==> flow/design.v <==
module UART_TX_CTRL
#(
    parameter [ 1:0] RDY       = 2'b01,
    parameter [ 1:0] LOAD      = 2'b10,
    parameter [ 1:0] SEND      = 2'b11,
    parameter [ 3:0] IDX_MAX   = 10,
    parameter [13:0] TMR_MAX   = 14'b10100010110000  
)
(
    input  wire       CLK,
    input  wire       rst,
    input  wire       send,
    input  wire [7:0] send_data,
    output wire       ready,
    output wire       UART_TX
);
reg         tx_bit;
reg  [ 1:0] tx_state;
reg  [ 9:0] tx_data;
reg  [ 3:0] index;
reg  [13:0] tx_tmr;
wire        bit_done;
always @(posedge CLK) begin : state_transition
    if (rst)
        tx_state <= RDY;
    else
    case (tx_state)
        RDY:
            if (send)
                tx_state <= LOAD;
        LOAD:
            tx_state <= SEND;
        SEND:
            if (bit_done) begin
                if (index == IDX_MAX)
                    tx_state <= RDY;
                else
                    tx_state <= LOAD;
            end
        default:  
            tx_state <= RDY;
    endcase
end
always @(posedge CLK) begin : timing
    if (rst || tx_state == RDY) begin
        tx_tmr <= 14'd0;
    end
    else begin
        if (bit_done)
            tx_tmr <= 14'd0;
        else
            tx_tmr <= tx_tmr + 1;
    end
end
always @(posedge CLK) begin : increment_index
    if (rst || tx_state == RDY)
        index <= 0;
    else if (tx_state == LOAD)
        index <= index + 1;
end
always @(posedge CLK) begin : data_latch
    if (send)
        tx_data <= {1'b1, send_data, 1'b0};
end
always @(posedge CLK) begin : bit0
    if (rst || tx_state == RDY)
        tx_bit <= 1'b1;
    else if (tx_state == LOAD)
        tx_bit <= tx_data[index];
end
assign bit_done = (tx_tmr == TMR_MAX)? 1 : 0;
assign UART_TX   = tx_bit;
assign ready     = (tx_state == RDY)? 1 : 0;
endmodule
module UART_RX_CTRL
#(
    parameter [ 2:0] WAIT_START  = 3'b001,
    parameter [ 2:0] STORE_START = 3'b010,
    parameter [ 2:0] STORE_DATA  = 3'b011,
    parameter [ 2:0] STORE_STOP  = 3'b100,
    parameter [ 2:0] STORE_LAST  = 3'b101,
    parameter [13:0] TMR_MAX     = 14'b10100010110000  
)(
    input  wire        CLK,
    input  wire        rst,
    input  wire        UART_RX,
    output reg  [ 7:0] recv_data,
    output wire        vald_data
);
reg  [ 2:0] rx_reg;
reg  [ 2:0] rx_state;
reg  [13:0] rx_tmr;
reg  [ 2:0] bit_count;
wire        sample_point;
wire        startbit_detected;
always @(posedge CLK) begin : rx_latch_n_shift
    if (rst)
        rx_reg <= 3'd0;
    else
        rx_reg <= {rx_reg[1:0], UART_RX};
end
function set_startbit_detected;
    input state, rx2, rx1;
    begin
        if (state==WAIT_START && rx2==1'b1 && rx1==1'b0)
            set_startbit_detected = 1'b1;
        else
            set_startbit_detected = 1'b0;
    end
endfunction
assign startbit_detected = set_startbit_detected(
                            rx_state,
                            rx_reg[2],
                            rx_reg[1]
                        );
always @(posedge CLK) begin : rx_timer
    if (rst) begin
        rx_tmr <= 14'd0;
    end
    else if (startbit_detected == 1'b1) begin
        rx_tmr <= 14'd0;
    end
    else begin
        if (rx_tmr == TMR_MAX)
            rx_tmr <= 14'd0;
        else
            rx_tmr <= rx_tmr + 14'd1;
    end
end
assign sample_point = (rx_tmr == 14'd0)? 1'b1 : 1'b0;
always @(posedge CLK) begin : state_transition_n_bit_count
    if (rst) begin
        rx_state  <= WAIT_START;
        bit_count <= 3'd0;
    end
    else
    case (rx_state)
        WAIT_START:
            if (startbit_detected == 1'b1) begin
                rx_state <= STORE_START;
                bit_count <= 3'd0;
            end
        STORE_START:
            if (sample_point == 1'b1) begin
                if (rx_reg[1] == 1'b0)
                    rx_state <= STORE_DATA;
                else  
                    rx_state <= WAIT_START;
            end
        STORE_DATA:
            if (sample_point == 1'b1) begin
                recv_data <= {rx_reg[1], recv_data[7:1]};
                if (bit_count == 3'd7)
                    rx_state <= STORE_STOP;
                else
                    bit_count <= bit_count + 3'd1;
            end
        STORE_STOP:
            if (sample_point == 1'b1) begin
                if (rx_reg[1] == 1'b1)
                    rx_state <= STORE_LAST;
                else  
                    rx_state <= WAIT_START;
            end
        STORE_LAST:
            rx_state <= WAIT_START;
        default:  
            rx_state <= WAIT_START;
    endcase
end
assign vald_data = (rx_state == STORE_LAST)? 1'b1 : 1'b0;
endmodule
module FIFO
#(
    parameter ADDR_WIDTH = 8,
    parameter DATA_WIDTH = 8
)
(
    input  wire                  CLK,
    input  wire                  rst,
    input  wire                  w_enable,
    input  wire                  r_enable,
    input  wire [DATA_WIDTH-1:0] w_data,
    output reg  [DATA_WIDTH-1:0] r_data,
    output reg  [ADDR_WIDTH:0]   count
);
reg [ADDR_WIDTH-1:0] w_addr;
reg [ADDR_WIDTH-1:0] r_addr;
reg [DATA_WIDTH-1:0] ram [2**ADDR_WIDTH-1:0];
always @(posedge CLK) begin : dpm
    if (w_enable)
        ram[w_addr] <= w_data;
    if (rst)
        r_data      <= 0;
    else if (r_enable)
        r_data      <= ram[r_addr];
end
always @(posedge CLK) begin : addr
    if (rst) begin
        w_addr <= 0;
        r_addr <= 0;
    end
    else begin
        if (w_enable)
            w_addr <= w_addr + 1'b1;
        if (r_enable)
            r_addr <= r_addr + 1'b1;
    end
end
always @(posedge CLK) begin : count_data
    if (rst)
        count <= 0;
    else
    case ({w_enable, r_enable})
        2'b00: count <= count;
        2'b01: count <= count - 1'b1;
        2'b10: count <= count + 1'b1;
        2'b11: count <= count;
    endcase
end
endmodule
module UART
#(
    parameter [ 2:0] WAIT_ACTI      = 3'b001,
    parameter [ 2:0] SEND_CHAR      = 3'b010,
    parameter [ 2:0] RDY            = 3'b011,
    parameter [ 2:0] WAIT_RDY       = 3'b100,
    parameter [ 3:0] BTN_STR_LEN    = 4'd8,
    parameter [ 1:0] PARROT_STR_LEN = 2'd3,
    parameter        BTN            = 1'b0,
    parameter        PARROT         = 1'b1,
    parameter [13:0] BAUD_TMR_MAX   = 14'd15  
)
(
    input  wire CLK,        
    input  wire rst,        
    input  wire btn_0,      
    output wire UART_TX,    
    input  wire UART_RX     
);
reg  [ 2:0] uart_state;
wire [ 7:0] btn_str        [ 7:0];
reg  [ 3:0] str_idx;
reg         send_mode;
reg         send_char;
wire        send;
reg  [ 7:0] send_data;
wire        ready;
assign send = send_char;
wire [ 7:0] recv_data;
wire        vald_data;
wire        w_enable;
wire        r_enable;
wire [ 7:0] r_data;
wire [ 8:0] count;
assign btn_str[0] = 8'h02;  
assign btn_str[1] = 8'h41;  
assign btn_str[2] = 8'h52;  
assign btn_str[3] = 8'h54;  
assign btn_str[4] = 8'h59;  
assign btn_str[5] = 8'h0D;  
assign btn_str[6] = 8'h0A;  
assign btn_str[7] = 8'h03;  
UART_TX_CTRL #(.TMR_MAX(BAUD_TMR_MAX)) uart_tx_ctrl (
    CLK,
    rst,
    send,
    send_data,
    ready,
    UART_TX
);
UART_RX_CTRL #(.TMR_MAX(BAUD_TMR_MAX)) uart_rx_ctrl (
    CLK,
    rst,
    UART_RX,
    recv_data,
    vald_data
);
assign w_enable = (vald_data == 1'b1 && count < 2**8);
assign r_enable = (count > 0 && uart_state == WAIT_ACTI)? 1 : 0;
FIFO fifo (
    CLK,
    rst,
    w_enable,
    r_enable,
    recv_data,  
    r_data,
    count
);
always @(posedge CLK) begin : state_transition
    if (rst) begin
        uart_state <= WAIT_ACTI;
        send_mode  <= BTN;
    end
    else
    case (uart_state)
        WAIT_ACTI:
            if (r_enable) begin
                uart_state <= SEND_CHAR;
                send_mode  <= PARROT;
            end
            else if (btn_0 == 1'b1) begin
                uart_state <= SEND_CHAR;
                send_mode  <= BTN;
            end
        SEND_CHAR:
            uart_state <= RDY;
        RDY:
            uart_state <= WAIT_RDY;
        WAIT_RDY:
            if (ready == 1'b1) begin
                case (send_mode)
                    PARROT: begin
                        uart_state <= WAIT_ACTI;
                    end
                    BTN: begin
                        if (str_idx == BTN_STR_LEN)
                            uart_state <= WAIT_ACTI;
                        else
                            uart_state <= SEND_CHAR;
                    end
                endcase
            end
        default:  
            uart_state <= WAIT_ACTI;
    endcase
end
always @(posedge CLK) begin : inc_idx
    if (rst || uart_state == WAIT_ACTI)
        str_idx <= 0;
    else if (uart_state == SEND_CHAR)
        str_idx <= str_idx + 1;
end
always @(posedge CLK) begin : char_load
    if (rst) begin
        send_char <= 1'b0;
        send_data <= 0;
    end
    else if (uart_state == SEND_CHAR) begin
        send_char <= 1'b1;
        if (send_mode == PARROT)
            send_data <= r_data;
        else if (send_mode == BTN)
            send_data <= btn_str[str_idx[2:0]];
    end
    else begin
        send_char <= 1'b0;
    end
end
endmodule
== From RTL to reports: UART ==
Module UART before and after one edit of its RTL, step after step.
"unedited" refers to lines of the RTL above, "edited" to lines of the edited file.
"difference" is "edited" less "unedited", of the values as shown.
Library cell names are shortened.
Not given: -

* Top: UART
* Clock input: CLK
* Standard-cell library: sky130hd
* Library corner: tt_025C_1v80

== Edit of the RTL ==
Unified diff, file above to edited file.
A script made this edit; it was not meant as an optimisation.

<pre>
@@ -174,5 +174,5 @@
 #(
     parameter ADDR_WIDTH = 8,
-    parameter DATA_WIDTH = 8
+    parameter DATA_WIDTH = 12
 )
 (
</pre>

== Word-level counts ==
Counts by Yosys on the flattened word-level netlist (proc, flatten, opt, wreduce; memories kept). Register bits leave out memories and registers merged into their read ports (data or address). Print and check cells are left out. Cells with the same type and inputs are merged into one.
Yosys's memory passes give these memory sizes; they may raise the number of words (mostly to a power of two), join words into wider ones and drop unused or constant bits.

{| class="wikitable"
|+ Storage and ports
! what !! unedited !! edited !! difference
|-
| bits in registers || 102 || 102 || 0
|-
| RAM bits || 2,048 || 3,072 || +1,024
|-
| clocked read ports x word width || 8 || 12 || +4
|-
| memory cells || 1 || 1 || 0
|-
| output and inout bits || 1 || 1 || 0
|-
| elaborated cells || 128 || 128 || 0
|}

{| class="wikitable"
|+ Memories
! what !! unedited !! edited
|-
| shape (words x width / read and write ports) || fifo.ram 256 x 8 bit 1R1W || fifo.ram 256 x 12 bit 1R1W
|}

{| class="wikitable"
|+ Cells by class
! what !! unedited !! edited !! difference
|-
| add/sub/neg operators || 9 || 9 || 0
|-
| $lt $le $gt $ge || 2 || 2 || 0
|-
| eq/ne operators || 37 || 37 || 0
|-
| shift operators || 1 || 1 || 0
|-
| multiplexer cells || 37 || 37 || 0
|-
| bitwise logic cells || 3 || 3 || 0
|-
| reductions and logical operators || 20 || 20 || 0
|}

{| class="wikitable"
|+ Operator list
! operator !! unedited !! edited !! difference
|-
| 8-bit 2-to-1 mux || 3 || 2 || -1
|-
| 12-bit 2-to-1 mux || 0 || 1 || +1
|}

Unchanged operator kinds not shown: 40.

== Logic depth ==
Yosys ltp: most cells in a row. Word level: on the elaborated netlist, between registers, memories and ports. Mapped: between sequential cells and ports; inverters and the memories' decode and read muxes count.

{| class="wikitable"
|+ Depth
! what !! unedited !! edited !! difference
|-
| word-level depth || 5 || 5 || 0
|-
| ABC_AREA || 0 || 0 || -
|-
| gate-level depth with buffers || 13 || 16 || +3
|}

== Synthesis result ==
Source: synth_stat.txt of the flow (Yosys; design flattened, memories mapped). It holds for the ABC_AREA given above (unset counts as 0); a run with the other value may have another netlist.

{| class="wikitable"
|+ Synthesis totals
! what !! unedited !! edited !! difference
|-
| cells in the netlist || 4,213 || 4,266 || +53
|-
| mapped area (mm²) || 0.084476 || 0.084491 || +0.000015
|-
| area of sequential cells (mm²) || 0.0639013 || 0.0639013 || 0.0000000
|-
| flip-flop cells || 2,160 || 2,160 || 0
|}

{| class="wikitable"
|+ Cell types
! cell type !! unedited !! edited !! difference
|-
| mux4_2 || 503 || 480 || -23
|-
| nand2_1 || 124 || 145 || +21
|-
| buf_2 || 50 || 70 || +20
|-
| mux2i_1 || 156 || 169 || +13
|-
| buf_6 || 30 || 17 || -13
|-
| buf_1 || 27 || 17 || -10
|-
| mux2_2 || 11 || 21 || +10
|-
| o21ai_1 || 10 || 0 || -10
|-
| clkbuf_1 || 107 || 115 || +8
|-
| buf_4 || 23 || 31 || +8
|-
| nand2b_1 || 10 || 2 || -8
|-
| o211ai_1 || 5 || 13 || +8
|-
| o21ai_0 || 50 || 57 || +7
|-
| nor2b_1 || 27 || 20 || -7
|-
| nand4_1 || 19 || 25 || +6
|-
| nor3_1 || 31 || 26 || -5
|-
| nor2_1 || 369 || 373 || +4
|-
| nand3_1 || 52 || 56 || +4
|}

Unchanged cell types not shown: 16.
The list need not be complete.
The figures by module come from a second, unflattened synthesis with its own total; it is not the netlist above.

{| class="wikitable"
|+ Unflattened totals
! what !! unedited !! edited !! difference
|-
| cell total of the unflattened synthesis || 4,435 || 6,251 || +1,816
|-
| area total of the unflattened synthesis (mm²) || 0.0849677 || 0.1244556 || +0.0394879
|}

Each row is one instance without its submodules.

{| class="wikitable"
|+ Modules, unedited
! module !! times used !! cells !! area (mm²)
|-
| FIFO || 1 || 4,072 || 0.0814794
|-
| UART_RX_CTRL #(TMR_MAX=15) || 1 || 136 || 0.0013601
|-
| UART_TX_CTRL #(TMR_MAX=15) || 1 || 127 || 0.0012525
|-
| UART || 1 || 100 || 0.0008758
|}

{| class="wikitable"
|+ Modules, edited
! module !! times used !! cells !! area (mm²)
|-
| FIFO || 1 || 5,887 || 0.1209635
|-
| UART_RX_CTRL #(TMR_MAX=15) || 1 || 136 || 0.0013601
|-
| UART_TX_CTRL #(TMR_MAX=15) || 1 || 127 || 0.0012525
|-
| UART || 1 || 101 || 0.0008796
|}

== Path before layout ==
Path of least setup slack by OpenSTA after synthesis, without wires, with an ideal clock, recovery checks aside; 20% of the period is set as input and as output delay. Where synthesis merged equal registers, the netlist keeps one of their names.

{| class="wikitable"
|+ Timing path post-synthesis
! what !! unedited !! edited !! difference
|-
| path kind || flip-flop to flip-flop || flip-flop to flip-flop || -
|-
| start || register uart_rx_ctrl.recv_data[1] || register uart_rx_ctrl.recv_data[1] || -
|-
| end || memory fifo.ram[0][1] || memory fifo.ram[0][1] || -
|-
| clock period (ns) || 10.0 || 10.0 || 0.0
|-
| time at the first pin (ns) || 0.000 || 0.000 || 0.000
|-
| arrival (ns) || 3.240 || 3.240 || 0.000
|-
| required time (ns) || 9.180 || 9.180 || 0.000
|-
| setup slack (ns) || 5.940 || 5.940 || 0.000
|-
| delay of the path (ns) || 4.060 || 4.060 || 0.000
|-
| stages || 1 || 1 || 0
|-
| path buffers || 0 || 0 || 0
|-
| synthesis period reached (ns) || 4.06 || 4.06 || 0.00
|}

"delay of the path" is the arrival time less input delay plus setup time.
"stages": output pins that drive a net of the path, with the launching flip-flop's if there is one; two outputs of one cell count as two.
"synthesis period reached" is the clock period less the worst setup slack; recovery checks do not enter. This is arithmetic on one report: input and output delays are still those of the set period (20% each).
Between the ends stands the longest chain of elaborated cells between them, by number of cells; it is not shown to be the way that was timed. Of several equally long chains one is given.
A line is the first line of the expression or statement that the cell stems from. Yosys adds cells for indexed reads and writes and turns some case tables into memories.

On the way, post-synthesis, unedited:
* Cells stage by stage: edfxtp_1
* Length of the longest elaborated chain: 1

{| class="wikitable"
|+ RTL lines, path post-synthesis, unedited
! what !! line !! text
|-
| start, declared || 87 || <nowiki>output reg  [ 7:0] recv_data,</nowiki>
|-
| start, assigned || 152 || <nowiki>recv_data <= {rx_reg[1], recv_data[7:1]};</nowiki>
|-
| 8-bit 2-to-1 mux || 191 || <nowiki>if (w_enable)</nowiki>
|-
| end, declared || 189 || <nowiki>reg [DATA_WIDTH-1:0] ram [2**ADDR_WIDTH-1:0];</nowiki>
|}

On the way, post-synthesis, edited:
* Cells stage by stage: edfxtp_1
* Length of the longest elaborated chain: 1

{| class="wikitable"
|+ RTL lines, path post-synthesis, edited
! what !! line !! text
|-
| start, declared || 87 || <nowiki>output reg  [ 7:0] recv_data,</nowiki>
|-
| start, assigned || 152 || <nowiki>recv_data <= {rx_reg[1], recv_data[7:1]};</nowiki>
|-
| 12-bit 2-to-1 mux || 191 || <nowiki>if (w_enable)</nowiki>
|-
| end, declared || 189 || <nowiki>reg [DATA_WIDTH-1:0] ram [2**ADDR_WIDTH-1:0];</nowiki>
|}

== Worst path after layout ==
Path of least setup slack in the final report of the runs of pair 1 (OpenROAD, finished layout, wires in). Where an end is a register, its clock arrival counts in the times.

{| class="wikitable"
|+ Timing path post-layout
! what !! unedited !! edited !! difference
|-
| path kind || flip-flop to flip-flop || flip-flop to flip-flop || -
|-
| start || register fifo.r_addr[1] || register fifo.r_addr[0] || -
|-
| end || register fifo.r_data[5] || register fifo.r_data[7] || -
|-
| clock period (ns) || 4.66 || 4.66 || 0.00
|-
| time at the first pin (ns) || 0.88 || 0.85 || -0.03
|-
| arrival (ns) || 4.76 || 4.65 || -0.11
|-
| required time (ns) || 5.41 || 5.38 || -0.03
|-
| setup slack (ns) || 0.65 || 0.72 || +0.07
|-
| stages || 10 || 9 || -1
|-
| path buffers || 4 || 1 || -3
|}

On the way, post-layout, unedited:
* Cells stage by stage: dfxtp_4 > buf_12 > buf_12 > buf_4 > mux4_2 > mux2i_1 > o22ai_1 > a2111oi_0 > buf_4 > o32ai_1

{| class="wikitable"
|+ RTL lines, path post-layout, unedited
! what !! line !! text
|-
| start, declared || 188 || <nowiki>reg [ADDR_WIDTH-1:0] r_addr;</nowiki>
|-
| start, assigned || 201 || <nowiki>r_addr <= 0;</nowiki>
|-
| start, assigned || 207 || <nowiki>r_addr <= r_addr + 1'b1;</nowiki>
|-
| end, declared || 184 || <nowiki>output reg  [DATA_WIDTH-1:0] r_data,</nowiki>
|}

unedited: Chain of elaborated cells between the ends: none given.

On the way, post-layout, edited:
* Cells stage by stage: dfxtp_4 > buf_4 > mux4_2 > nand3_1 > o211ai_1 > nor4_1 > a21oi_1 > a22oi_1 > o31ai_1

{| class="wikitable"
|+ RTL lines, path post-layout, edited
! what !! line !! text
|-
| start, declared || 188 || <nowiki>reg [ADDR_WIDTH-1:0] r_addr;</nowiki>
|-
| start, assigned || 201 || <nowiki>r_addr <= 0;</nowiki>
|-
| start, assigned || 207 || <nowiki>r_addr <= r_addr + 1'b1;</nowiki>
|-
| end, declared || 184 || <nowiki>output reg  [DATA_WIDTH-1:0] r_data,</nowiki>
|}

edited: Chain of elaborated cells between the ends: none given.

== Measured runs ==
Runs of the flow (Yosys, OpenROAD) on both versions; the two runs of a pair have the same settings. The constraints put input and output delay at 20% of the set period each and load the outputs with 0.01 pF.

Settings, pair 1:
* CORE_UTILIZATION: 40
* period_ns: 4.66
* CAP_MARGIN: 20
* CORE_MARGIN: 2
* SLEW_MARGIN: 20

{| class="wikitable"
|+ Results, pair 1
! what !! unedited !! edited !! difference
|-
| area of the synthesized netlist (mm²) || 0.084476 || 0.084491 || +0.000015
|-
| area inside the die boundary (mm²) || 0.214883 || 0.21492 || +0.000037
|-
| standard-cell area after routing (mm²) || 0.0961059 || 0.0959082 || -0.0001977
|-
| utilization of the finished layout || 0.458 || 0.457 || -0.001
|-
| worst setup slack after layout (ns) || 0.651 || 0.723 || +0.072
|-
| total negative slack (ns) || 0.000 || 0.000 || 0.000
|-
| worst hold slack (ns) || 0.426 || 0.432 || +0.006
|-
| total power after layout (uW) || 46,925 || 45,039 || -1,886
|-
| reached clock period (ns) || 4.009 || 3.937 || -0.072
|}

Settings, pair 2:
* CAP_MARGIN: 10
* CORE_ASPECT_RATIO: 0.56
* CORE_MARGIN: 3
* CORE_UTILIZATION: 50
* CTS_CLUSTER_DIAMETER: 50
* CTS_CLUSTER_SIZE: 18
* SLEW_MARGIN: 10
* period_ns: 4.25

{| class="wikitable"
|+ Results, pair 2
! what !! unedited !! edited !! difference
|-
| area of the synthesized netlist (mm²) || 0.084476 || 0.084491 || +0.000015
|-
| area inside the die boundary (mm²) || 0.174127 || 0.174159 || +0.000032
|-
| standard-cell area after routing (mm²) || 0.092829 || 0.0933007 || +0.0004717
|-
| utilization of the finished layout || 0.555 || 0.558 || +0.003
|-
| worst setup slack after layout (ns) || 0.374 || 0.231 || -0.143
|-
| total negative slack (ns) || 0.000 || 0.000 || 0.000
|-
| worst hold slack (ns) || 0.439 || 0.443 || +0.004
|-
| total power after layout (uW) || 46,580 || 45,476 || -1,104
|-
| reached clock period (ns) || 3.876 || 4.019 || +0.143
|}

By "reached clock period" is meant the clock period of the run minus its worst setup slack. This is arithmetic on one report: input and output delays are still those of the set period (20% each).
"total power after layout": no workload was simulated; the value follows from the tool's default switching activity.
